==> flow/design.v <==
package axi4_pkg;
    localparam LEN_BITS = 8;
    localparam SIZE_BITS = 3;
    localparam BURST_BITS = 2;
    localparam RESP_BITS = 2;
    typedef bit [LEN_BITS-1:0]  len_t;
    typedef bit [SIZE_BITS-1:0] size_t;
    typedef enum logic [BURST_BITS-1:0] {
        FIXED = 0,
        INCR = 1,
        WRAP = 2
    } burst_t;
    typedef enum logic [RESP_BITS-1:0] {
        OKAY   = 0,
        EXOKAY = 1,
        SLVERR = 2,
        DECERR = 3
    } resp_t;
endpackage
module rtl_sdpram # (
    parameter AWIDTH = 16,
    parameter DWIDTH = 64,
    parameter RAM_STYLE = "auto",
    parameter DOUTB_PIPELINE = 1
) (
    input                   clka,
    input                   ena,
    input  [AWIDTH-1:0]     addra,
    input  [DWIDTH-1:0]     dina,
    input                   clkb,
    input                   enb,
    input  [AWIDTH-1:0]     addrb,
    output [DWIDTH-1:0]     doutb
);
    localparam CASCADE_HEIGHT = 5;
    logic [DWIDTH-1:0]  doutb_int;
    logic [DWIDTH-1:0]  doutb_o;
    logic [DWIDTH-1:0]  memory[2**AWIDTH];
    always_ff @(posedge clka) begin
        if (ena)
            memory[addra] <= dina;
    end
    always_ff @(posedge clkb) begin
        if (enb)
            doutb_int <= memory[addrb];
    end
    if (DOUTB_PIPELINE) begin : gen_doutb_pipeline
        always_ff @(posedge clkb) begin
            doutb_o <= doutb_int;
        end    
    end else begin : gen_doutb_nopipeline
        assign doutb_o = doutb_int;
    end
    assign doutb = doutb_o;
endmodule
module generic_sync_fifo # (
    parameter DWIDTH = 64,
    parameter AWIDTH = 10,
    parameter RAM_STYLE = "auto",
    parameter ALMOST_EMPTY_THRESH = 2,
    parameter ALMOST_FULL_THRESH = 2**AWIDTH-2,
    parameter EARLY_READ = 1,
    parameter OUTPUT_PIPELINE = 0
) (
    input  logic                clk,
    input  logic                rst,
    input  logic                wvalid,
    output logic                wready,
    input  logic [DWIDTH-1:0]   wdata,
    output logic                walmost_full,
    output logic                rvalid,
    input  logic                rready,
    output logic [DWIDTH-1:0]   rdata,
    output logic                ralmost_empty,
    output logic [AWIDTH:0]     data_count
);
    if (ALMOST_EMPTY_THRESH <= 0 || ALMOST_EMPTY_THRESH >= 2**AWIDTH) begin
        $error("ALMOST_EMPTY_THRESH is not valid");
    end
    if (ALMOST_FULL_THRESH <= 0 || ALMOST_FULL_THRESH >= 2**AWIDTH) begin
        $error("ALMOST_FULL_THRESH is not valid");
    end
    logic                       mem_wen;
    logic [AWIDTH:0]            mem_waddr;
    logic [AWIDTH:0]            mem_waddr_next;
    logic                       mem_ren;
    logic [AWIDTH:0]            mem_raddr;
    logic [AWIDTH:0]            mem_raddr_next;
    rtl_sdpram # (
        .AWIDTH(AWIDTH),
        .DWIDTH(DWIDTH),
        .RAM_STYLE(RAM_STYLE),
        .DOUTB_PIPELINE(0)
    ) i_ram (
        .clka(clk),
        .ena(mem_wen),
        .addra(mem_waddr[AWIDTH-1:0]),
        .dina(wdata),
        .clkb(clk),
        .enb(EARLY_READ ? 1'b1 : mem_ren),
        .addrb(EARLY_READ ? mem_raddr_next[AWIDTH-1:0] : mem_raddr[AWIDTH-1:0]),
        .doutb(rdata)
    );
    logic                       wfull;
    assign                      wready = !wfull;
    assign                      mem_wen = wvalid && wready;
    assign                      mem_waddr_next = mem_wen ? mem_waddr + 1'b1 : mem_waddr;
    logic                       rempty;
if (EARLY_READ) begin
    assign                      rvalid = !rempty;
    assign                      mem_ren = rvalid && rready;
end else begin
    always_ff @(posedge clk or posedge rst) begin
        if (rst) begin
            rvalid <= 0;
        end else begin
            if (mem_ren) begin
                rvalid <= 1;
            end else if (rready) begin
                rvalid <= 0;
            end
        end
    end
    assign                      mem_ren = !rempty && !(rvalid && !rready);
end
    assign                      mem_raddr_next = mem_ren ? mem_raddr + 1'b1 : mem_raddr;
    assign                      data_count = mem_waddr - mem_raddr;
    always_ff @(posedge clk or posedge rst) begin
        if (rst) begin
            wfull <= 1;
            walmost_full <= 1;
        end else begin
            wfull <= {~mem_waddr_next[AWIDTH], mem_waddr_next[AWIDTH-1:0]} == mem_raddr;
            walmost_full <= data_count >= ALMOST_FULL_THRESH;  
        end
    end
    always_ff @(posedge clk or posedge rst) begin
        if (rst) begin
            rempty <= 1;
            ralmost_empty <= 1;
        end else begin
            rempty <= mem_waddr == mem_raddr_next;
            ralmost_empty <= data_count < ALMOST_EMPTY_THRESH;
        end
    end
    always_ff @(posedge clk or posedge rst) begin
        if (rst) begin
            mem_waddr <= '0;
            mem_raddr <= '0;
        end else begin
            if (mem_wen) begin
                mem_waddr <= mem_waddr + 1'b1;
            end
            if (mem_ren) begin
                mem_raddr <= mem_raddr + 1'b1;
            end
        end
    end
endmodule
module dmac_addr_gen # (
    parameter int ADDR_WD = 32,
    parameter int MAX_BURST_LEN = 16  
) (
    input [ADDR_WD-1:0]             req_addr,
    input [ADDR_WD-1:0]             req_length,
    input [axi4_pkg::SIZE_BITS-1:0] req_size,
    output [ADDR_WD-1:0]            next_addr,
    output [ADDR_WD-1:0]            next_length,
    output [axi4_pkg::LEN_BITS-1:0] burst_len,
    output                          req_last
);
    wire [ADDR_WD-1:0] aligned_len_bytes = (1 << ($clog2(MAX_BURST_LEN) + req_size)) - (req_addr & ((1 << ($clog2(MAX_BURST_LEN) + req_size)) - 1));
    wire [ADDR_WD-1:0] burst_len_bytes = aligned_len_bytes > req_length ? req_length : aligned_len_bytes;
    wire [ADDR_WD-1:0] aligned_req_addr = req_addr & ~((1 << req_size) - 1);
    wire [ADDR_WD-1:0] burst_len_trans = (req_addr + burst_len_bytes + ((1 << req_size) - 1) - aligned_req_addr) >> req_size;
    assign next_addr = req_addr + aligned_len_bytes;
    assign next_length = req_length - burst_len_bytes;
    assign req_last = next_length == 0;
    assign burst_len = burst_len_trans - 1;
endmodule
module dmac_read_req_gen # (
    parameter int ADDR_WD = 32,
    parameter int DATA_WD = 32,
    parameter int CHANNEL_COUNT = 8,  
    parameter int MAX_BURST_LEN = 16,  
    localparam int STRB_WD = DATA_WD / 8
) (
    input                               clk,
    input                               rst,
    input                               cmd_valid,
    output logic                        cmd_ready,
    input [ADDR_WD-1:0]                 cmd_src_addr,
    input [ADDR_WD-1:0]                 cmd_dst_addr,
    input [1:0]                         cmd_burst,
    input [ADDR_WD-1:0]                 cmd_len,
    input [2:0]                         cmd_size,
    output logic                        rd_req_valid,
    input                               rd_req_ready,
    output [ADDR_WD-1:0]                rd_req_addr,
    output [axi4_pkg::BURST_BITS-1:0]   rd_req_burst,
    output [axi4_pkg::LEN_BITS-1:0]     rd_req_len,
    output [axi4_pkg::SIZE_BITS-1:0]    rd_req_size,
    output                              cmd_out_valid,
    input                               cmd_out_ready,
    output [$clog2(ADDR_WD/8)-1:0]      cmd_out_src_offset,
    output [ADDR_WD-1:0]                cmd_out_dst_addr,
    output [1:0]                        cmd_out_burst,
    output [ADDR_WD-1:0]                cmd_out_len,
    output [2:0]                        cmd_out_size
);
    logic cmd_blocking;
    logic cmd_out_blocking;
    logic rd_req_fired;
    logic cmd_out_fired;
    logic [ADDR_WD-1:0] next_addr;
    logic [ADDR_WD-1:0] next_length;
    logic [axi4_pkg::LEN_BITS-1:0] burst_len;
    logic               req_last;
    logic [ADDR_WD-1:0]                 rd_req_addr_reg;
    logic [ADDR_WD-1:0]                 rd_req_length_reg;
    logic [axi4_pkg::BURST_BITS-1:0]    rd_req_burst_reg;
    logic [axi4_pkg::SIZE_BITS-1:0]     rd_req_size_reg;
    logic                               rd_req_last;
    logic                               rd_req_last_reg;
    dmac_addr_gen # (
        .ADDR_WD(ADDR_WD),
        .MAX_BURST_LEN(MAX_BURST_LEN)  
    ) i_addr_gen (
        .req_addr(rd_req_addr_reg),
        .req_length(rd_req_length_reg),
        .req_size(rd_req_size_reg),
        .next_addr,
        .next_length,
        .burst_len,
        .req_last
    );
    assign cmd_ready = (!rd_req_valid || (rd_req_ready && rd_req_last)) && 
        (( cmd_out_ready) || cmd_out_fired);
    always_ff @(posedge clk or posedge rst) begin
        if (rst) begin
            cmd_blocking <= 0;
        end else begin
            if (cmd_valid && !cmd_ready) begin
                cmd_blocking <= 1;
            end else if (cmd_ready) begin
                cmd_blocking <= 0;
            end
        end
    end
    always_ff @(posedge clk or posedge rst) begin
        if (rst) begin
            cmd_out_blocking <= 0;
        end else begin
            if (cmd_out_valid && !cmd_out_ready) begin
                cmd_out_blocking <= 1;
            end else if (cmd_out_ready) begin
                cmd_out_blocking <= 0;
            end
        end
    end
    always_ff @(posedge clk or posedge rst) begin
        if (rst) begin
            rd_req_fired <= 0;
        end else begin
            if (cmd_valid && cmd_ready) begin
                rd_req_fired <= 0;
            end else if (rd_req_valid && rd_req_ready) begin
                rd_req_fired <= 1;
            end
        end
    end
    always_ff @(posedge clk or posedge rst) begin
        if (rst) begin
            rd_req_addr_reg <= '0;
            rd_req_length_reg <= '0;
            rd_req_burst_reg <= '0;
            rd_req_size_reg <= '0;
            rd_req_last_reg <= 0;
        end else begin
            if (cmd_valid && cmd_ready || cmd_valid && !rd_req_valid && !rd_req_last ) begin
                rd_req_addr_reg   <= cmd_src_addr;
                rd_req_length_reg <= cmd_len;
                rd_req_burst_reg  <= cmd_burst;
                rd_req_size_reg   <= cmd_size;
                rd_req_last_reg       <= req_last;
            end else if (rd_req_valid && rd_req_ready) begin  
                rd_req_addr_reg   <= next_addr;
                rd_req_length_reg <= next_length;
                rd_req_last_reg       <= req_last;
            end
        end
    end
    assign rd_req_last = req_last;
    always_ff @(posedge clk or posedge rst) begin
        if (rst) begin
            rd_req_valid <= 0;
        end else begin
            if (cmd_valid && cmd_ready || cmd_valid && !rd_req_valid && !rd_req_last ) begin
                rd_req_valid <= 1;
            end else if (rd_req_valid  && rd_req_ready && rd_req_last) begin
                rd_req_valid <= 0;
            end
        end
    end
    assign rd_req_addr  = rd_req_addr_reg;
    assign rd_req_burst = rd_req_burst_reg;
    assign rd_req_len   = burst_len;
    assign rd_req_size  = rd_req_size_reg;
    always_ff @(posedge clk or posedge rst) begin
        if (rst) begin
            cmd_out_fired <= 0;
        end else begin
            if (cmd_valid && cmd_ready)
                cmd_out_fired <= 0;
            else if (cmd_out_valid && cmd_out_ready)
                cmd_out_fired <= 1;
        end
    end
    assign cmd_out_valid = cmd_valid && !cmd_out_fired;
    assign cmd_out_src_offset = cmd_src_addr[$clog2(ADDR_WD/8)-1:0];
    assign cmd_out_dst_addr = cmd_dst_addr;
    assign cmd_out_burst = cmd_burst;
    assign cmd_out_len = cmd_len;
    assign cmd_out_size = cmd_size;
endmodule
module dmac_read_initiator # (
    parameter integer ADDR_WD = 32,
    parameter integer DATA_WD = 32,
    parameter int CHANNEL_COUNT = 8,  
    parameter int MAX_BURST_LEN = 16,  
    localparam integer STRB_WD = DATA_WD / 8
) (
    input                               clk,
    input                               rst,
    input                               rd_req_valid,
    output                              rd_req_ready,
    input [ADDR_WD-1:0]                 rd_req_addr,
    input [axi4_pkg::BURST_BITS-1:0]    rd_req_burst,
    input [axi4_pkg::LEN_BITS-1:0]      rd_req_len,
    input [axi4_pkg::SIZE_BITS-1:0]     rd_req_size,
    output logic                        m_axi_arvalid,
    input                               m_axi_arready,
    output logic [ADDR_WD-1:0]          m_axi_araddr,
    output logic [7:0]                  m_axi_arlen,
    output logic [2:0]                  m_axi_arsize,
    output logic [1:0]                  m_axi_arburst
);
    assign m_axi_arvalid = rd_req_valid;
    assign rd_req_ready  = m_axi_arready;
    assign m_axi_araddr  = rd_req_addr;
    assign m_axi_arlen   = rd_req_len;
    assign m_axi_arsize  = rd_req_size;
    assign m_axi_arburst = rd_req_burst;
endmodule
module dmac_read_handler # (
    parameter int ADDR_WD = 32,
    parameter int DATA_WD = 32,
    parameter int CHANNEL_COUNT = 8,  
    parameter int MAX_BURST_LEN = 16,  
    localparam int STRB_WD = DATA_WD / 8
) (
    input                               clk,
    input                               rst,
    output                              data_out_valid,
    input                               data_out_ready,
    output [DATA_WD-1:0]                data_out,
    output                              data_out_last,
    output                              rd_resp_valid,
    input wire                          m_axi_rvalid,
    output wire                         m_axi_rready,
    input wire [DATA_WD-1:0]            m_axi_rdata,
    input wire [1:0]                    m_axi_rresp,
    input wire                          m_axi_rlast
);
    assign data_out_valid = m_axi_rvalid;
    assign m_axi_rready = data_out_ready;
    assign data_out_last = m_axi_rlast;
    assign data_out = m_axi_rdata;
    assign rd_resp_valid = m_axi_rvalid && m_axi_rready && m_axi_rlast;
endmodule
module dmac_read # (
    parameter int ADDR_WD = 32,
    parameter int DATA_WD = 32,
    parameter int CHANNEL_COUNT = 8,  
    parameter int MAX_BURST_LEN = 16,  
    localparam int STRB_WD = DATA_WD / 8
) (
    input                               clk,
    input                               rst,
    input                               cmd_valid,
    output logic                        cmd_ready,
    input [ADDR_WD-1:0]                 cmd_src_addr,
    input [ADDR_WD-1:0]                 cmd_dst_addr,
    input [1:0]                         cmd_burst,
    input [ADDR_WD-1:0]                 cmd_len,
    input [2:0]                         cmd_size,
    output                              cmd_out_valid,
    input                               cmd_out_ready,
    output [$clog2(ADDR_WD/8)-1:0]      cmd_out_src_offset,
    output [ADDR_WD-1:0]                cmd_out_dst_addr,
    output [1:0]                        cmd_out_burst,
    output [ADDR_WD-1:0]                cmd_out_len,
    output [2:0]                        cmd_out_size,
    output                              data_out_valid,
    input                               data_out_ready,
    output [DATA_WD-1:0]                data_out,
    output                              data_out_last,
    output wire                         m_axi_arvalid,
    output wire [ADDR_WD-1:0]           m_axi_araddr,
    output wire [7:0]                   m_axi_arlen,
    output wire [2:0]                   m_axi_arsize,
    output wire [1:0]                   m_axi_arburst,
    input wire                          m_axi_arready,
    input wire                          m_axi_rvalid,
    input wire [DATA_WD-1:0]            m_axi_rdata,
    input wire [1:0]                    m_axi_rresp,
    input wire                          m_axi_rlast,
    output wire                         m_axi_rready
);
    logic                               rd_req_valid;
    logic                               rd_req_ready;
    logic [ADDR_WD-1:0]                 rd_req_addr;
    logic [axi4_pkg::BURST_BITS-1:0]    rd_req_burst;
    logic [axi4_pkg::LEN_BITS-1:0]      rd_req_len;
    logic [axi4_pkg::SIZE_BITS-1:0]     rd_req_size;
    dmac_read_req_gen # (
        .ADDR_WD(ADDR_WD),
        .DATA_WD(DATA_WD),
        .CHANNEL_COUNT(CHANNEL_COUNT),  
        .MAX_BURST_LEN(MAX_BURST_LEN)  
    ) i_req_gen (
        .clk,
        .rst,
        .cmd_valid,
        .cmd_ready,
        .cmd_src_addr,
        .cmd_dst_addr,
        .cmd_burst,
        .cmd_len,
        .cmd_size,
        .rd_req_valid,
        .rd_req_ready,
        .rd_req_addr,
        .rd_req_burst,
        .rd_req_len,
        .rd_req_size,
        .cmd_out_valid,
        .cmd_out_ready,
        .cmd_out_src_offset,
        .cmd_out_dst_addr,
        .cmd_out_burst,
        .cmd_out_len,
        .cmd_out_size
    );
    dmac_read_initiator # (
        .ADDR_WD(ADDR_WD),
        .DATA_WD(DATA_WD),
        .CHANNEL_COUNT(CHANNEL_COUNT),  
        .MAX_BURST_LEN(MAX_BURST_LEN)  
    ) i_initiator (
        .clk,
        .rst,
        .rd_req_valid,
        .rd_req_ready,
        .rd_req_addr,
        .rd_req_burst,
        .rd_req_len,
        .rd_req_size,
        .m_axi_arvalid,
        .m_axi_araddr,
        .m_axi_arlen,
        .m_axi_arsize,
        .m_axi_arburst,
        .m_axi_arready
    );
    dmac_read_handler # (
        .ADDR_WD(ADDR_WD),
        .DATA_WD(DATA_WD),
        .CHANNEL_COUNT(CHANNEL_COUNT),  
        .MAX_BURST_LEN(MAX_BURST_LEN)  
    ) i_handler (
        .clk,
        .rst,
        .data_out_valid,
        .data_out_ready,
        .data_out,
        .data_out_last,
        .rd_resp_valid(),
        .m_axi_rvalid,
        .m_axi_rdata,
        .m_axi_rresp,
        .m_axi_rlast,
        .m_axi_rready
    );
endmodule
module dmac_buffer # (
    parameter int ADDR_WD = 32,
    parameter int DATA_WD = 32,
    parameter int CHANNEL_COUNT = 8,  
    parameter int MAX_BURST_LEN = 16  
) (
    input clk,
    input rst,
    input                           cmd_in_valid,
    output logic                    cmd_in_ready,
    input [$clog2(ADDR_WD/8)-1:0]   cmd_in_src_offset,
    input [ADDR_WD-1:0]             cmd_in_dst_addr,
    input [1:0]                     cmd_in_burst,
    input [ADDR_WD-1:0]             cmd_in_len,
    input [2:0]                     cmd_in_size,
    input                           data_in_valid,
    output                          data_in_ready,
    input [DATA_WD-1:0]             data_in,
    input                           data_in_last,
    output                          cmd_out_valid,
    input                           cmd_out_ready,
    output [$clog2(ADDR_WD/8)-1:0]  cmd_out_src_offset,
    output [ADDR_WD-1:0]            cmd_out_dst_addr,
    output [1:0]                    cmd_out_burst,
    output [ADDR_WD-1:0]            cmd_out_len,
    output [2:0]                    cmd_out_size,
    output                          data_out_valid,
    input                           data_out_ready,
    output [DATA_WD-1:0]            data_out,
    output                          data_out_last
);
    localparam int CMD_WIDTH = $clog2(ADDR_WD/8) + ADDR_WD + 2 + ADDR_WD + 3;
    wire [CMD_WIDTH-1:0] cmd_in = {cmd_in_src_offset, cmd_in_dst_addr, cmd_in_burst, cmd_in_len, cmd_in_size};
    wire [CMD_WIDTH-1:0] cmd_out;
    assign {cmd_out_src_offset, cmd_out_dst_addr, cmd_out_burst, cmd_out_len, cmd_out_size} = cmd_out;
    generic_sync_fifo # (
        .DWIDTH(CMD_WIDTH),
        .AWIDTH(3)
    ) i_cmd_buf (
        .clk,
        .rst,
        .wvalid(cmd_in_valid),
        .wready(cmd_in_ready),
        .wdata (cmd_in),
        .walmost_full(),
        .rvalid(cmd_out_valid),
        .rready(cmd_out_ready),
        .rdata (cmd_out),
        .ralmost_empty(),
        .data_count()
    );
    generic_sync_fifo # (
        .DWIDTH(DATA_WD + 1),
        .AWIDTH($clog2(MAX_BURST_LEN) + 1)
    ) i_data_buf (
        .clk,
        .rst,
        .wvalid(data_in_valid),
        .wready(data_in_ready),
        .wdata ({data_in, data_in_last}),
        .walmost_full(),
        .rvalid(data_out_valid),
        .rready(data_out_ready),
        .rdata ({data_out, data_out_last}),
        .ralmost_empty(),
        .data_count()
    );
endmodule
module dmac_write_req_gen # (
    parameter int ADDR_WD = 32,
    parameter int DATA_WD = 32,
    parameter int CHANNEL_COUNT = 8,  
    parameter int MAX_BURST_LEN = 16,  
    localparam int STRB_WD = DATA_WD / 8
) (
    input                           clk,
    input                           rst,
    input                           cmd_in_valid,
    output logic                    cmd_in_ready,
    input [$clog2(ADDR_WD/8)-1:0]   cmd_in_src_offset,
    input [ADDR_WD-1:0]             cmd_in_dst_addr,
    input [1:0]                     cmd_in_burst,
    input [ADDR_WD-1:0]             cmd_in_len,
    input [2:0]                     cmd_in_size,
    output logic                        wr_req_valid,
    input                               wr_req_ready,
    output [ADDR_WD-1:0]                wr_req_addr,
    output [axi4_pkg::BURST_BITS-1:0]   wr_req_burst,
    output [axi4_pkg::LEN_BITS-1:0]     wr_req_len,
    output [$clog2(ADDR_WD/8)-1:0]      wr_req_data_offset,  
    output [axi4_pkg::SIZE_BITS-1:0]    wr_req_size,
    output                              wr_req_last
);
    logic cmd_blocking;
    logic wr_req_fired;
    logic cmd_out_fired;
    logic [ADDR_WD-1:0] next_addr;
    logic [ADDR_WD-1:0] next_length;
    logic [axi4_pkg::LEN_BITS-1:0] burst_len;
    logic               req_last;
    logic [ADDR_WD-1:0]                 wr_req_addr_reg;
    logic [ADDR_WD-1:0]                 wr_req_length_reg;
    logic [axi4_pkg::BURST_BITS-1:0]    wr_req_burst_reg;
    logic [$clog2(ADDR_WD/8)-1:0]       wr_req_data_offset_reg;
    logic [axi4_pkg::SIZE_BITS-1:0]     wr_req_size_reg;
    dmac_addr_gen # (
        .ADDR_WD(ADDR_WD),
        .MAX_BURST_LEN(MAX_BURST_LEN)  
    ) i_addr_gen (
        .req_addr(wr_req_addr_reg),
        .req_length(wr_req_length_reg),
        .req_size(wr_req_size_reg),
        .next_addr,
        .next_length,
        .burst_len,
        .req_last
    );
    assign cmd_in_ready = (wr_req_ready && wr_req_last) || !wr_req_valid;
    always_ff @(posedge clk or posedge rst) begin
        if (rst) begin
            cmd_blocking <= 0;
        end else begin
            if (cmd_in_valid && !cmd_in_ready) begin
                cmd_blocking <= 1;
            end else if (cmd_in_ready) begin
                cmd_blocking <= 0;
            end
        end
    end
    always_ff @(posedge clk or posedge rst) begin
        if (rst) begin
            wr_req_fired <= 0;
        end else begin
            if (cmd_in_valid && cmd_in_ready) begin
                wr_req_fired <= 0;
            end else if (wr_req_valid && wr_req_ready) begin
                wr_req_fired <= 1;
            end
        end
    end
    always_ff @(posedge clk or posedge rst) begin
        if (rst) begin
            wr_req_addr_reg <= '0;
            wr_req_length_reg <= '0;
            wr_req_burst_reg <= '0;
            wr_req_data_offset_reg <= '0;
            wr_req_size_reg <= '0;
        end else begin
            if (cmd_in_valid && cmd_in_ready || cmd_in_valid && !wr_req_valid ) begin
                wr_req_addr_reg   <= cmd_in_dst_addr;
                wr_req_length_reg <= cmd_in_len;
                wr_req_burst_reg  <= cmd_in_burst;
                wr_req_data_offset_reg <= cmd_in_src_offset;
                wr_req_size_reg   <= cmd_in_size;
            end else if (wr_req_valid && wr_req_ready) begin  
                wr_req_addr_reg   <= next_addr;
                wr_req_length_reg <= next_length;
            end
        end
    end
    assign wr_req_last = req_last;
    always_ff @(posedge clk or posedge rst) begin
        if (rst) begin
            wr_req_valid <= 0;
        end else begin
            if (cmd_in_valid)
                wr_req_valid <= 1;
            else if (wr_req_valid  && wr_req_ready && wr_req_last)
                wr_req_valid <= 0;
        end
    end
    assign wr_req_addr  = wr_req_addr_reg;
    assign wr_req_burst = wr_req_burst_reg;
    assign wr_req_len   = burst_len;
    assign wr_req_data_offset = wr_req_data_offset_reg;
    assign wr_req_size  = wr_req_size_reg;
endmodule
module dmac_write_initiator # (
    parameter int ADDR_WD = 32,
    parameter int DATA_WD = 32,
    parameter int CHANNEL_COUNT = 8,  
    parameter int MAX_BURST_LEN = 16,  
    localparam int STRB_WD = DATA_WD / 8
) (
    input                               clk,
    input                               rst,
    input                               wr_req_valid,
    output                              wr_req_ready,
    input [ADDR_WD-1:0]                 wr_req_addr,
    input [axi4_pkg::BURST_BITS-1:0]    wr_req_burst,
    input [axi4_pkg::LEN_BITS-1:0]      wr_req_len,
    input [$clog2(ADDR_WD/8)-1:0]       wr_req_data_offset,  
    input [axi4_pkg::SIZE_BITS-1:0]     wr_req_size,
    input                               wr_req_last,  
    input                               data_in_valid,
    output logic                        data_in_ready,
    input  [DATA_WD-1:0]                data_in,
    input                               data_in_last,
    output logic                m_axi_awvalid,
    input wire                  m_axi_awready,
    output logic [ADDR_WD-1:0]  m_axi_awaddr,
    output logic [7:0]          m_axi_awlen,
    output logic [2:0]          m_axi_awsize,
    output logic [1:0]          m_axi_awburst,
    output logic                m_axi_wvalid,
    input wire                  m_axi_wready,
    output logic [DATA_WD-1:0]  m_axi_wdata,
    output logic [STRB_WD-1:0]  m_axi_wstrb,
    output logic                m_axi_wlast
);
    localparam MAX_BURST_BYTES = MAX_BURST_LEN * (ADDR_WD / 8);
    logic wr_req_blocking;
    wire  aw_active = m_axi_awvalid;
    logic wr_active;
    always_ff @(posedge clk or posedge rst) begin
        if (rst) begin
            wr_req_blocking <= 0;
        end else begin
            if (wr_req_valid && !wr_req_ready) begin
                wr_req_blocking <= 1;
            end else if (wr_req_ready) begin
                wr_req_blocking <= 0;
            end
        end
    end
    always_ff @(posedge clk or posedge rst) begin
        if(rst) begin
            wr_active <= 0;
        end else begin
            if (wr_req_valid && wr_req_ready) begin
                wr_active <= 1;
            end else if (m_axi_wvalid && m_axi_wready && m_axi_wlast) begin
                wr_active <= 0;
            end
        end
    end
    assign wr_req_ready = !(aw_active && !m_axi_awready) && !(wr_active && !(m_axi_wvalid && m_axi_wready && m_axi_wlast));
    logic               data_in_q_valid;
    logic [DATA_WD-1:0] data_in_q;
    logic [$clog2(ADDR_WD/8):0] data_shift_bytes;
    logic [$clog2(ADDR_WD/8):0] data_shift_bytes_reg;
    wire  wr_delay = wr_req_data_offset > wr_req_addr[$clog2(ADDR_WD/8)-1:0];  
    logic wr_delay_reg;
    wire  wr_delay_all = !wr_req_blocking ? wr_delay : wr_delay_reg;
    logic wr_delay_done;
    assign data_shift_bytes[$clog2(ADDR_WD/8)]     = data_shift_bytes[$clog2(ADDR_WD/8)-1:0] == 0;
    assign data_shift_bytes[$clog2(ADDR_WD/8)-1:0] = wr_req_data_offset - wr_req_addr[$clog2(ADDR_WD/8)-1:0];
    always_ff @(posedge clk or posedge rst) begin
        if(rst) begin
            data_in_q_valid <= 0;
            data_in_q <= '0;
        end else begin
            if (data_in_valid && data_in_ready) begin
                data_in_q_valid <= 1;
            end else if (m_axi_wvalid && m_axi_wready) begin
                data_in_q_valid <= data_in_valid;
            end
            if (data_in_valid && data_in_ready) begin
                data_in_q <= data_in;
            end
        end
    end
    always_ff @(posedge clk or posedge rst) begin
        if (rst) begin
            data_shift_bytes_reg <= '0;
        end else begin
            if (wr_req_valid && !wr_req_blocking) begin
                data_shift_bytes_reg <= data_shift_bytes;
            end
        end
    end
    always_ff @(posedge clk or posedge rst) begin
        if (rst) begin
            wr_delay_reg <= 0;
        end else begin
            if (wr_req_valid && !wr_req_blocking) begin
                wr_delay_reg <= wr_delay;
            end
        end
    end
    always_comb begin
        data_in_ready =   m_axi_wready;
        if (!wr_active || m_axi_wvalid && m_axi_wlast && (m_axi_awvalid && !m_axi_awready)) begin
            data_in_ready = 0;
        end
        if (wr_req_valid && wr_req_ready)
            data_in_ready = 1;
    end
    always_ff @(posedge clk or posedge rst) begin
        if(rst) begin
            m_axi_awvalid <= 0;
            m_axi_awlen <= '0;
            m_axi_awaddr <= '0;
            m_axi_awsize <= '0;
            m_axi_awburst <= '0;
        end else begin
            if (wr_req_valid && wr_req_ready) begin
                m_axi_awvalid <= 1;
                m_axi_awaddr  <= wr_req_addr;
                m_axi_awlen   <= wr_req_len;
                m_axi_awsize  <= wr_req_size;
                m_axi_awburst <= wr_req_burst;
            end else if (m_axi_awready) begin
                m_axi_awvalid <= 0;
            end
        end
    end
    logic [$clog2(MAX_BURST_BYTES)-1:0] wr_counter;
    always_ff @(posedge clk or posedge rst) begin
        if(rst) begin
            wr_counter <= '0;
        end else begin
            if (wr_req_valid && wr_req_ready) begin
                wr_counter <= wr_req_len;
            end else if (m_axi_wvalid && m_axi_wready && !m_axi_wlast) begin
                wr_counter <= wr_counter - 1;
            end
        end
    end
    logic wr_waiting_data;  
    always_ff @(posedge clk or posedge rst) begin
        if (rst) begin
            wr_waiting_data <= 0;
        end else begin
            if (wr_req_valid && wr_req_ready || wr_waiting_data) begin
                wr_waiting_data <= !(data_in_valid && data_in_ready && (wr_delay_all ? data_in_q_valid : 1));
            end
        end
    end
    always_ff @(posedge clk or posedge rst) begin
        if (rst) begin
            m_axi_wvalid <= 0;
        end else begin
            if (wr_req_valid && wr_req_ready || wr_waiting_data) begin
                m_axi_wvalid <= data_in_valid && data_in_ready && (wr_delay_all ? data_in_q_valid : 1);
            end else if (m_axi_wvalid && m_axi_wready && m_axi_wlast) begin
                m_axi_wvalid <= 0;
            end else if (wr_active) begin
                m_axi_wvalid <= (m_axi_wvalid && !m_axi_wready) || (data_in_valid && data_in_ready);
            end
        end
    end
    always_ff @(posedge clk or posedge rst) begin
        if (rst) begin
            m_axi_wstrb <= '0;
        end else begin
            m_axi_wstrb <= '1;
        end
    end
    always_ff @(posedge clk or posedge rst) begin
        if (rst) begin
            m_axi_wlast <= 0;
        end else begin
            if (wr_req_valid && wr_req_ready) begin
                m_axi_wlast <= wr_req_len == 0;
            end else if (m_axi_wvalid && m_axi_wready) begin
                m_axi_wlast <= wr_counter == 1;
            end
        end
    end
    always_ff @(posedge clk) begin
        if (data_in_valid && data_in_ready) begin
            m_axi_wdata <= {data_in, data_in_q} >> ({3'b0, data_shift_bytes_reg} << 3);
        end
    end
endmodule
module dmac_write_handler # (
    parameter int ADDR_WD = 32,
    parameter int DATA_WD = 32,
    parameter int CHANNEL_COUNT = 8,  
    parameter int MAX_BURST_LEN = 16,  
    localparam int STRB_WD = DATA_WD / 8
) (
    input                       clk,
    input                       rst,
    input wire                  m_axi_bvalid,
    input wire [1:0]            m_axi_bresp,
    output wire                 m_axi_bready
);
  assign m_axi_bready = 1;
endmodule
module dmac_write # (
    parameter int ADDR_WD = 32,
    parameter int DATA_WD = 32,
    parameter int CHANNEL_COUNT = 8,  
    parameter int MAX_BURST_LEN = 16,  
    localparam int STRB_WD = DATA_WD / 8
) (
    input                           clk,
    input                           rst,
    input                           cmd_in_valid,
    output logic                    cmd_in_ready,
    input [$clog2(ADDR_WD/8)-1:0]   cmd_in_src_offset,
    input [ADDR_WD-1:0]             cmd_in_dst_addr,
    input [1:0]                     cmd_in_burst,
    input [ADDR_WD-1:0]             cmd_in_len,
    input [2:0]                     cmd_in_size,
    input                           data_in_valid,
    output                          data_in_ready,
    input  [DATA_WD-1:0]            data_in,
    input                           data_in_last,
    output wire                 m_axi_awvalid,
    output wire [ADDR_WD-1:0]   m_axi_awaddr,
    output wire [7:0]           m_axi_awlen,
    output wire [2:0]           m_axi_awsize,
    output wire [1:0]           m_axi_awburst,
    input wire                  m_axi_awready,
    output wire                 m_axi_wvalid,
    output wire [DATA_WD-1:0]   m_axi_wdata,
    output wire [STRB_WD-1:0]   m_axi_wstrb,
    output wire                 m_axi_wlast,
    input wire                  m_axi_wready,
    input wire                  m_axi_bvalid,
    input wire [1:0]            m_axi_bresp,
    output wire                 m_axi_bready
);
    logic                               wr_req_valid;
    logic                               wr_req_ready;
    logic [ADDR_WD-1:0]                 wr_req_addr;
    logic [axi4_pkg::BURST_BITS-1:0]    wr_req_burst;
    logic [axi4_pkg::LEN_BITS-1:0]      wr_req_len;
    logic [$clog2(ADDR_WD/8)-1:0]       wr_req_data_offset;
    logic [axi4_pkg::SIZE_BITS-1:0]     wr_req_size;
    logic                               wr_req_last;
    dmac_write_req_gen # (
        .ADDR_WD(ADDR_WD),
        .DATA_WD(DATA_WD),
        .CHANNEL_COUNT(CHANNEL_COUNT),  
        .MAX_BURST_LEN(MAX_BURST_LEN)  
    ) i_req_gen (
        .clk,
        .rst,
        .cmd_in_valid,
        .cmd_in_ready,
        .cmd_in_src_offset,
        .cmd_in_dst_addr,
        .cmd_in_burst,
        .cmd_in_len,
        .cmd_in_size,
        .wr_req_valid,
        .wr_req_ready,
        .wr_req_addr,
        .wr_req_burst,
        .wr_req_len,
        .wr_req_data_offset,
        .wr_req_size,
        .wr_req_last
    );
    dmac_write_initiator # (
        .ADDR_WD(32),
        .DATA_WD(32),
        .CHANNEL_COUNT(8),  
        .MAX_BURST_LEN(16)  
    ) i_initiator (
        .clk,
        .rst,
        .wr_req_valid,
        .wr_req_ready,
        .wr_req_addr,
        .wr_req_burst,
        .wr_req_len,
        .wr_req_data_offset,
        .wr_req_size,
        .wr_req_last,
        .data_in_valid,
        .data_in_ready,
        .data_in,
        .data_in_last,
        .m_axi_awvalid,
        .m_axi_awaddr,
        .m_axi_awlen,
        .m_axi_awsize,
        .m_axi_awburst,
        .m_axi_awready,
        .m_axi_wvalid,
        .m_axi_wdata,
        .m_axi_wstrb,
        .m_axi_wlast,
        .m_axi_wready
    );
    dmac_write_handler # (
        .ADDR_WD(32),
        .DATA_WD(32),
        .CHANNEL_COUNT(8),  
        .MAX_BURST_LEN(16)  
    ) i_handler (
        .clk,
        .rst,
        .m_axi_bvalid,
        .m_axi_bresp,
        .m_axi_bready
    );
endmodule
module axi_dma_controller #(
    parameter int ADDR_WD = 32,
    parameter int DATA_WD = 32,
    parameter int CHANNEL_COUNT = 8,  
    parameter int MAX_BURST_LEN = 16,  
    localparam int STRB_WD = DATA_WD / 8
) (
    input wire                    clk,
    input wire                    rst,
    input wire                    cmd_valid,
    input wire [ADDR_WD-1:0]      cmd_src_addr,
    input wire [ADDR_WD-1:0]      cmd_dst_addr,
    input wire [1:0]              cmd_burst,
    input wire [ADDR_WD-1:0]      cmd_len,
    input wire [2:0]              cmd_size,
    output wire                   cmd_ready,
    output wire                   M_AXI_ARVALID,
    output wire [ADDR_WD-1:0]     M_AXI_ARADDR,
    output wire [7:0]             M_AXI_ARLEN,
    output wire [2:0]             M_AXI_ARSIZE,
    output wire [1:0]             M_AXI_ARBURST,
    input wire                    M_AXI_ARREADY,
    input wire                    M_AXI_RVALID,
    input wire [DATA_WD-1:0]      M_AXI_RDATA,
    input wire [1:0]              M_AXI_RRESP,
    input wire                    M_AXI_RLAST,
    output wire                   M_AXI_RREADY,
    output wire                   M_AXI_AWVALID,
    output wire [ADDR_WD-1:0]     M_AXI_AWADDR,
    output wire [7:0]             M_AXI_AWLEN,
    output wire [2:0]             M_AXI_AWSIZE,
    output wire [1:0]             M_AXI_AWBURST,
    input wire                    M_AXI_AWREADY,
    output wire                   M_AXI_WVALID,
    output wire [DATA_WD-1:0]     M_AXI_WDATA,
    output wire [STRB_WD-1:0]     M_AXI_WSTRB,
    output wire                   M_AXI_WLAST,
    input wire                    M_AXI_WREADY,
    input wire                    M_AXI_BVALID,
    input wire [1:0]              M_AXI_BRESP,
    output wire                   M_AXI_BREADY
);
    logic                           buf_cmd_in_valid;
    logic                           buf_cmd_in_ready;
    logic [$clog2(ADDR_WD/8)-1:0]   buf_cmd_in_src_offset;
    logic [ADDR_WD-1:0]             buf_cmd_in_dst_addr;
    logic [1:0]                     buf_cmd_in_burst;
    logic [ADDR_WD-1:0]             buf_cmd_in_len;
    logic [2:0]                     buf_cmd_in_size;
    logic                           buf_cmd_out_valid;
    logic                           buf_cmd_out_ready;
    logic [$clog2(ADDR_WD/8)-1:0]   buf_cmd_out_src_offset;
    logic [ADDR_WD-1:0]             buf_cmd_out_dst_addr;
    logic [1:0]                     buf_cmd_out_burst;
    logic [ADDR_WD-1:0]             buf_cmd_out_len;
    logic [2:0]                     buf_cmd_out_size;
    logic                           buf_data_in_valid;
    logic                           buf_data_in_ready;
    logic [DATA_WD-1:0]             buf_data_in;
    logic                           buf_data_in_last;
    logic                           buf_data_out_valid;
    logic                           buf_data_out_ready;
    logic [DATA_WD-1:0]             buf_data_out;
    logic                           buf_data_out_last;
    dmac_read # (
        .ADDR_WD(ADDR_WD),
        .DATA_WD(DATA_WD),
        .CHANNEL_COUNT(CHANNEL_COUNT),  
        .MAX_BURST_LEN(MAX_BURST_LEN)  
    ) i_rd (
        .clk,
        .rst,
        .cmd_valid,
        .cmd_ready,
        .cmd_src_addr,
        .cmd_dst_addr,
        .cmd_burst,
        .cmd_len,
        .cmd_size,
        .cmd_out_valid(buf_cmd_in_valid),
        .cmd_out_ready(buf_cmd_in_ready),
        .cmd_out_src_offset(buf_cmd_in_src_offset),
        .cmd_out_dst_addr(buf_cmd_in_dst_addr),
        .cmd_out_burst(buf_cmd_in_burst),
        .cmd_out_len(buf_cmd_in_len),
        .cmd_out_size(buf_cmd_in_size),
        .data_out_valid(buf_data_in_valid),
        .data_out_ready(buf_data_in_ready),
        .data_out(buf_data_in),
        .data_out_last(buf_data_in_last),
        .m_axi_arvalid(M_AXI_ARVALID),
        .m_axi_araddr(M_AXI_ARADDR),
        .m_axi_arlen(M_AXI_ARLEN),
        .m_axi_arsize(M_AXI_ARSIZE),
        .m_axi_arburst(M_AXI_ARBURST),
        .m_axi_arready(M_AXI_ARREADY),
        .m_axi_rvalid(M_AXI_RVALID),
        .m_axi_rdata(M_AXI_RDATA),
        .m_axi_rresp(M_AXI_RRESP),
        .m_axi_rlast(M_AXI_RLAST),
        .m_axi_rready(M_AXI_RREADY)
    );
    dmac_buffer # (
        .ADDR_WD(ADDR_WD),
        .DATA_WD(DATA_WD),
        .CHANNEL_COUNT(CHANNEL_COUNT)
    ) i_buf(
        .clk,
        .rst,
        .cmd_in_valid(buf_cmd_in_valid),
        .cmd_in_ready(buf_cmd_in_ready),
        .cmd_in_src_offset(buf_cmd_in_src_offset),
        .cmd_in_dst_addr(buf_cmd_in_dst_addr),
        .cmd_in_burst(buf_cmd_in_burst),
        .cmd_in_len(buf_cmd_in_len),
        .cmd_in_size(buf_cmd_in_size),
        .data_in_valid(buf_data_in_valid),
        .data_in_ready(buf_data_in_ready),
        .data_in(buf_data_in),
        .data_in_last(buf_data_in_last),
        .cmd_out_valid(buf_cmd_out_valid),
        .cmd_out_ready(buf_cmd_out_ready),
        .cmd_out_src_offset(buf_cmd_out_src_offset),
        .cmd_out_dst_addr(buf_cmd_out_dst_addr),
        .cmd_out_burst(buf_cmd_out_burst),
        .cmd_out_len(buf_cmd_out_len),
        .cmd_out_size(buf_cmd_out_size),
        .data_out_valid(buf_data_out_valid),
        .data_out_ready(buf_data_out_ready),
        .data_out(buf_data_out),
        .data_out_last(buf_data_out_last)
    );
    dmac_write # (
        .ADDR_WD(ADDR_WD),
        .DATA_WD(DATA_WD),
        .CHANNEL_COUNT(CHANNEL_COUNT),  
        .MAX_BURST_LEN(MAX_BURST_LEN)  
    ) i_wr (
        .clk,
        .rst,
        .cmd_in_valid(buf_cmd_out_valid),
        .cmd_in_ready(buf_cmd_out_ready),
        .cmd_in_src_offset(buf_cmd_out_src_offset),
        .cmd_in_dst_addr(buf_cmd_out_dst_addr),
        .cmd_in_burst(buf_cmd_out_burst),
        .cmd_in_len(buf_cmd_out_len),
        .cmd_in_size(buf_cmd_out_size),
        .data_in_valid(buf_data_out_valid),
        .data_in_ready(buf_data_out_ready),
        .data_in(buf_data_out),
        .data_in_last(buf_data_out_last),
        .m_axi_awvalid(M_AXI_AWVALID),
        .m_axi_awaddr(M_AXI_AWADDR),
        .m_axi_awlen(M_AXI_AWLEN),
        .m_axi_awsize(M_AXI_AWSIZE),
        .m_axi_awburst(M_AXI_AWBURST),
        .m_axi_awready(M_AXI_AWREADY),
        .m_axi_wvalid(M_AXI_WVALID),
        .m_axi_wdata(M_AXI_WDATA),
        .m_axi_wstrb(M_AXI_WSTRB),
        .m_axi_wlast(M_AXI_WLAST),
        .m_axi_wready(M_AXI_WREADY),
        .m_axi_bvalid(M_AXI_BVALID),
        .m_axi_bresp(M_AXI_BRESP),
        .m_axi_bready(M_AXI_BREADY)
    );
    if (ADDR_WD % 8 != 0) $error("ADDR_WD is not multiple of 8");
    if (DATA_WD % 8 != 0) $error("DATA_WD is not multiple of 8");
    if (2 ** $clog2(ADDR_WD / 8) != ADDR_WD / 8) $error("ADDR_WD is not power of 2");
    if (2 ** $clog2(DATA_WD / 8) != DATA_WD / 8) $error("DATA_WD is not power of 2");
    if (2 ** $clog2(MAX_BURST_LEN) != MAX_BURST_LEN) $error("MAX_BURST_LEN is not power of 2");
    if (MAX_BURST_LEN <= 0 || MAX_BURST_LEN > 256)   $error("MAX_BURST_LEN is invalid");
endmodule
# == From RTL to reports: axi_dma_controller ==
# What the tools print for axi_dma_controller, step after step.
# Lines are those of the file above, counted from 1.
# Operators: Yosys type, input widths -> output width; for muxes data width and select width s.
# Library cell names are shortened.
# A cell with - has no value.
# setup
top,axi_dma_controller
clk_port,clk
lib,sky130hd
pvt_corner,tt_025C_1v80

# == After elaboration ==
# Counts by Yosys on the flattened word-level netlist (proc, flatten, opt, wreduce; memories kept). Print and check cells are left out. Cells with the same type and inputs are merged into one.
# Yosys's memory passes give these memory sizes; they may raise the number of words (mostly to a power of two), join words into wider ones and drop unused or constant bits.
# bits
ff_bits,294
ramBits,1624
clocked_rd_ports_x_width,104
mem_count,2
in_bits,146
elab_cells,203
# memory_table
name,size,width,rd,wr,line,rtl
i_buf.i_data_buf.i_ram.memory,32,33,1,1,38,logic [DWIDTH-1:0]  memory[2**AWIDTH];
i_buf.i_cmd_buf.i_ram.memory,8,71,1,1,38,
# op_classes
addsub,26
compare,3
n_eq,6
shifts,7
muxes,45
bitwise,8
n_reduce_logical,69
# op_table
cell,count
$mux 32,10
$add 32x32->32,6
$sub 32x32->32,6
$sub 32x1->32 const B,4
$and 32x32->32,4
$mux 71,1
$shl 1x3->32 const A,2
$shl 1x4->32 const A,2
$shr 32x3->8,2
$gt 32x32->1,2
$not 32->32,2
$logic_not 32->1,2
$shr 64x6->32,1
$mux 33,1
$logic_and 1x32->1,1
$logic_and 1x1->1,27
$mux 1,25
$mux 6,4
$reduce_bool 2->1,10
$logic_not 1->1,18
$sub 8x1->8 const B,2
$add 6x1->6 const B,2
$eq 6x6->1,2
$logic_or 1x1->1,8
$add 3x3->4 const A,2
$add 4x1->4 const B,2
$eq 4x4->1,2
$logic_not 8->1,1
# Other operator kinds: 11; their cells: 13.

# == Longest topological paths ==
# Yosys ltp: most cells in a row. Word level: on the elaborated netlist, between registers, memories and ports. Mapped: between sequential cells and ports; inverters and the memories' decode and read muxes count.
# depth
depth_word,15
ABC_AREA,0
mapped_depth,52
mapped_depth_nobuf,51

# == Synthesis result ==
# Yosys stat after the flow's synthesis: flattened, memories mapped to cells. It holds for the ABC_AREA given above (unset counts as 0); a run with the other value may have another netlist.
# by_type
cell_type,count
edfxtp_1,1624
mux4_2,344
dfrtp_1,258
mux2_2,292
ha_1,248
a222oi_1,210
dfxtp_1,103
nand2_1,507
mux2i_1,179
a21oi_1,273
o21ai_0,235
nor2_1,302
a221oi_2,70
xnor2_1,109
clkbuf_1,244
inv_1,217
a22o_1,71
xor2_1,69
# Other cell types: 91; their cells: 1000.
# mapped
mapped_cells,6355
area_um2,93189.4
sequential_area_um2,57390.0
ff_cells,1989
buffers,374
# By module: a second synthesis without flattening, with its own total; a netlist apart from the flattened one above.
# unflattened
cells_unflattened,6637
area_unflattened_um2,95920.7
# Each row is one instance without its submodules.
# by_module
mod,instances,n_cells,area_um2
rtl_sdpram,1,2332,42144.2
rtl_sdpram,1,905,23481.3
dmac_addr_gen,2,1018,7070.5
dmac_write_initiator,1,481,6242.2
dmac_read_req_gen,1,300,3988.8
dmac_write_req_gen,1,304,3314.4
generic_sync_fifo,1,122,1171.1
generic_sync_fifo,1,72,804.5
dmac_read_initiator,1,47,352.8
dmac_read_handler,1,36,269.0
dmac_write_handler,1,2,11.3
dmac_read,1,0,0.0
dmac_write,1,0,0.0
dmac_buffer,1,0,0.0
axi_dma_controller,1,0,0.0

# == Path before layout ==
# Source: OpenSTA report_checks on the synthesized netlist (no wires, ideal clock, input and output delay 20% of the period each), path of least setup slack; recovery checks are left aside. Register names are those of the netlist, which keeps one name where synthesis merged equal registers.
# synth_timing
path_type,register -> register
from,register i_wr.i_req_gen.wr_req_size_reg[0]
to,register i_buf.i_cmd_buf.i_ram.doutb_int[38]
period_ps,12000
setup_ps,133
arrival_ps,11276
required_time_ps,11867
path_slack_ps,591
path_delay_ps,11409
path_stages,52
synth_period_reached_ps,11409
# "path_delay_ps" = arrival - input delay + setup time.
# "path_stages" counts driving pins, that of a launching flip-flop among them; a cell with two outputs on the path counts twice.
# "synth_period_reached_ps" = period - worst setup slack (recovery checks aside). The figure is calculated, with input and output delays left at 20% of the set period.
# Between the ends stands the longest chain of elaborated cells between them, by number of cells; it is not shown to be the way that was timed. Of several equally long chains one is given.
# Each line given opens the expression or statement behind the cell; cells for indexed reads and writes are added by Yosys, which also makes memories of some case tables.
# synth_via
cell_sequence,dfrtp_1 -> clkbuf_1 -> clkbuf_1 -> buf_1 -> clkbuf_1 -> nand2_1 -> ha_1 -> inv_1 -> xnor2_1 -> nand2_1 -> ha_1 -> a221oi_1 -> o22ai_1 -> a31o_2 -> o21ai_0 -> o21ai_0 -> a31oi_1 -> o21bai_1 -> [16 not listed] -> ha_1 -> nor2_1 -> nand3_1 -> a41oi_1 -> or3_4 -> a31o_2 -> a31o_2 -> o21ai_2 -> mux2_1 -> o311ai_1 -> nor4_4 -> a31o_4 -> mux2_4 -> buf_4 -> buf_2 -> a222oi_1 -> a22o_1 -> a221oi_2
elab_chain_cells,13
cells_between,13
classes_between,add/sub: 4; compare: 1; shift: 1; mux: 2; logic: 1; reduce/logical: 4
# synth_rtl
element,line,rtl
start: declaration,600,logic [axi4_pkg::SIZE_BITS-1:0]     wr_req_size_reg;
start: assignment,642,wr_req_size_reg <= '0;
start: assignment,649,wr_req_size_reg   <= cmd_in_size;
$add 3x3->4,172,wire [ADDR_WD-1:0] aligned_len_bytes = (1 << ($clog2(MAX_BURST_LEN) + req_size)) - (req_addr & ((1 << ($clog2( ...
$shl 1x4->32,172,
$sub 32x1->32,172,
$and 32x32->32,172,
$sub 32x32->32,172,
$gt 32x32->1,173,wire [ADDR_WD-1:0] burst_len_bytes = aligned_len_bytes > req_length ? req_length : aligned_len_bytes;
$mux 32,173,
$sub 32x32->32,177,assign next_length = req_length - burst_len_bytes;
$logic_not 32->1,178,assign req_last = next_length == 0;
$logic_and 1x1->1,613,assign cmd_in_ready = (wr_req_ready && wr_req_last) || !wr_req_valid;
$logic_or 1x1->1,613,
$logic_and 1x1->1,111,assign                      mem_ren = rvalid && rready;
$mux 4,126,assign                      mem_raddr_next = mem_ren ? mem_raddr + 1'b1 : mem_raddr;
end: declaration,36,logic [DWIDTH-1:0]  doutb_int;

# == Worst path after layout ==
# Path of least setup slack in the final report of stored run 1 (OpenROAD, finished layout, wires in). Where an end is a register, its clock arrival counts in the times.
# The report prints the path's times to 10 ps; the period is as set.
# layout_timing
path_type,register -> register
from,register i_wr.i_req_gen.wr_req_size_reg[0]
to,register i_buf.i_cmd_buf.i_ram.doutb_int[38]
period_ps,9080
setup_ps,190
arrival_ps,12360
required_time_ps,9810
path_slack_ps,-2550
path_stages,50
# Between the ends stands the longest chain of elaborated cells between them, by number of cells; it is not shown to be the way that was timed. Of several equally long chains one is given.
# layout_via
cell_sequence,dfrtp_2 -> clkbuf_16 -> buf_8 -> clkbuf_16 -> nand2_2 -> ha_4 -> inv_2 -> xnor2_1 -> nand2_1 -> ha_4 -> nor3b_2 -> a311oi_2 -> a221oi_2 -> o311ai_2 -> buf_4 -> nand2_1 -> a31oi_4 -> nor2_4 -> [14 not listed] -> o21bai_1 -> a21o_1 -> a21oi_4 -> o21ai_2 -> a21boi_1 -> o2111a_1 -> o2111ai_1 -> nor4_4 -> nand4b_1 -> nor4_4 -> buf_6 -> a31oi_4 -> mux2i_4 -> nor3_4 -> buf_4 -> buf_4 -> a22o_1 -> a221oi_4
elab_chain_cells,13
cells_between,13
classes_between,add/sub: 4; compare: 1; shift: 1; mux: 2; logic: 1; reduce/logical: 4
# layout_rtl
element,line,rtl
start: declaration,600,logic [axi4_pkg::SIZE_BITS-1:0]     wr_req_size_reg;
start: assignment,642,wr_req_size_reg <= '0;
start: assignment,649,wr_req_size_reg   <= cmd_in_size;
$add 3x3->4,172,wire [ADDR_WD-1:0] aligned_len_bytes = (1 << ($clog2(MAX_BURST_LEN) + req_size)) - (req_addr & ((1 << ($clog2( ...
$shl 1x4->32,172,
$sub 32x1->32,172,
$and 32x32->32,172,
$sub 32x32->32,172,
$gt 32x32->1,173,wire [ADDR_WD-1:0] burst_len_bytes = aligned_len_bytes > req_length ? req_length : aligned_len_bytes;
$mux 32,173,
$sub 32x32->32,177,assign next_length = req_length - burst_len_bytes;
$logic_not 32->1,178,assign req_last = next_length == 0;
$logic_and 1x1->1,613,assign cmd_in_ready = (wr_req_ready && wr_req_last) || !wr_req_valid;
$logic_or 1x1->1,613,
$logic_and 1x1->1,111,assign                      mem_ren = rvalid && rready;
$mux 4,126,assign                      mem_raddr_next = mem_ren ? mem_raddr + 1'b1 : mem_raddr;
end: declaration,36,logic [DWIDTH-1:0]  doutb_int;

# Top module axi_dma_controller; platform sky130hd; tools Yosys and OpenROAD; 5 stored runs in no particular order. Input and output delays are each 20% of the period that was set; the output load is 0.01 pF.
# "timing.worst_path_ps" is the time allowed to the run's worst setup path (the clock period less input and output delay, where it has them) less its slack. Clock arrival times count: a late capture clock shortens it, a late launch clock lengthens it.
# "totalPower_mw": no workload was simulated; the value follows from the tool's default switching activity.
# "timing.worst_path_ps" is known to 10 ps.
# Settings: . = not set for that run.
run name,CELL_PAD_IN_SITES_DETAIL_PLACEMENT,CORE_ASPECT_RATIO,CORE_UTILIZATION,CTS_CLUSTER_SIZE,GPL_TIMING_DRIVEN,MIN_ROUTING_LAYER,PLACE_DENSITY_LB_ADDON,SETUP_SLACK_MARGIN,SLEW_MARGIN,TNS_END_PERCENT,period_ns,CAP_MARGIN,CORE_MARGIN,CTS_CLUSTER_DIAMETER,ABC_AREA,CELL_PAD_IN_SITES_GLOBAL_PLACEMENT,GPL_ROUTABILITY_DRIVEN,HOLD_SLACK_MARGIN,timing.worst_path_ps,critical_path_kind,ys_area_um2,final_hold_ws_ps,setup_ws_ps,finalUtil_frac,final_cell_area_um2,totalPower_mw,design.die.area_um2,tns_setup_ps
stored run 1,0,1.93,25,46,0,met2,0.05,-0.82,5,60,9.08,20,2,.,.,.,.,.,11630,register -> register,93189.4,470,-2549,0.316,117491.0,51.257,377923.0,-398563
stored run 2,.,.,40,.,.,.,.,.,20,.,12.0,20,2,.,.,.,.,.,9140,register -> output,93189.4,450,461,0.465,107902.0,32.886,236853.0,0
stored run 3,.,1.09,45,51,1,.,0.12,4.06,20,25,20.1,20,3,244,.,.,.,.,11200,register -> output,93189.4,425,4881,0.49,100454.0,16.970,212588.0,0
stored run 4,.,.,40,.,.,.,.,.,20,.,7.41,20,2,.,.,.,.,.,8850,register -> output,93189.4,470,-2920,0.516,119744.0,63.808,236853.0,-451469
stored run 5,.,.,21,.,.,met2,0.14,-0.17,25,100,9.49,25,9,.,0,1,1,0.23,9130,register -> output,93189.4,435,-1537,0.279,123416.0,52.296,468061.0,-81671
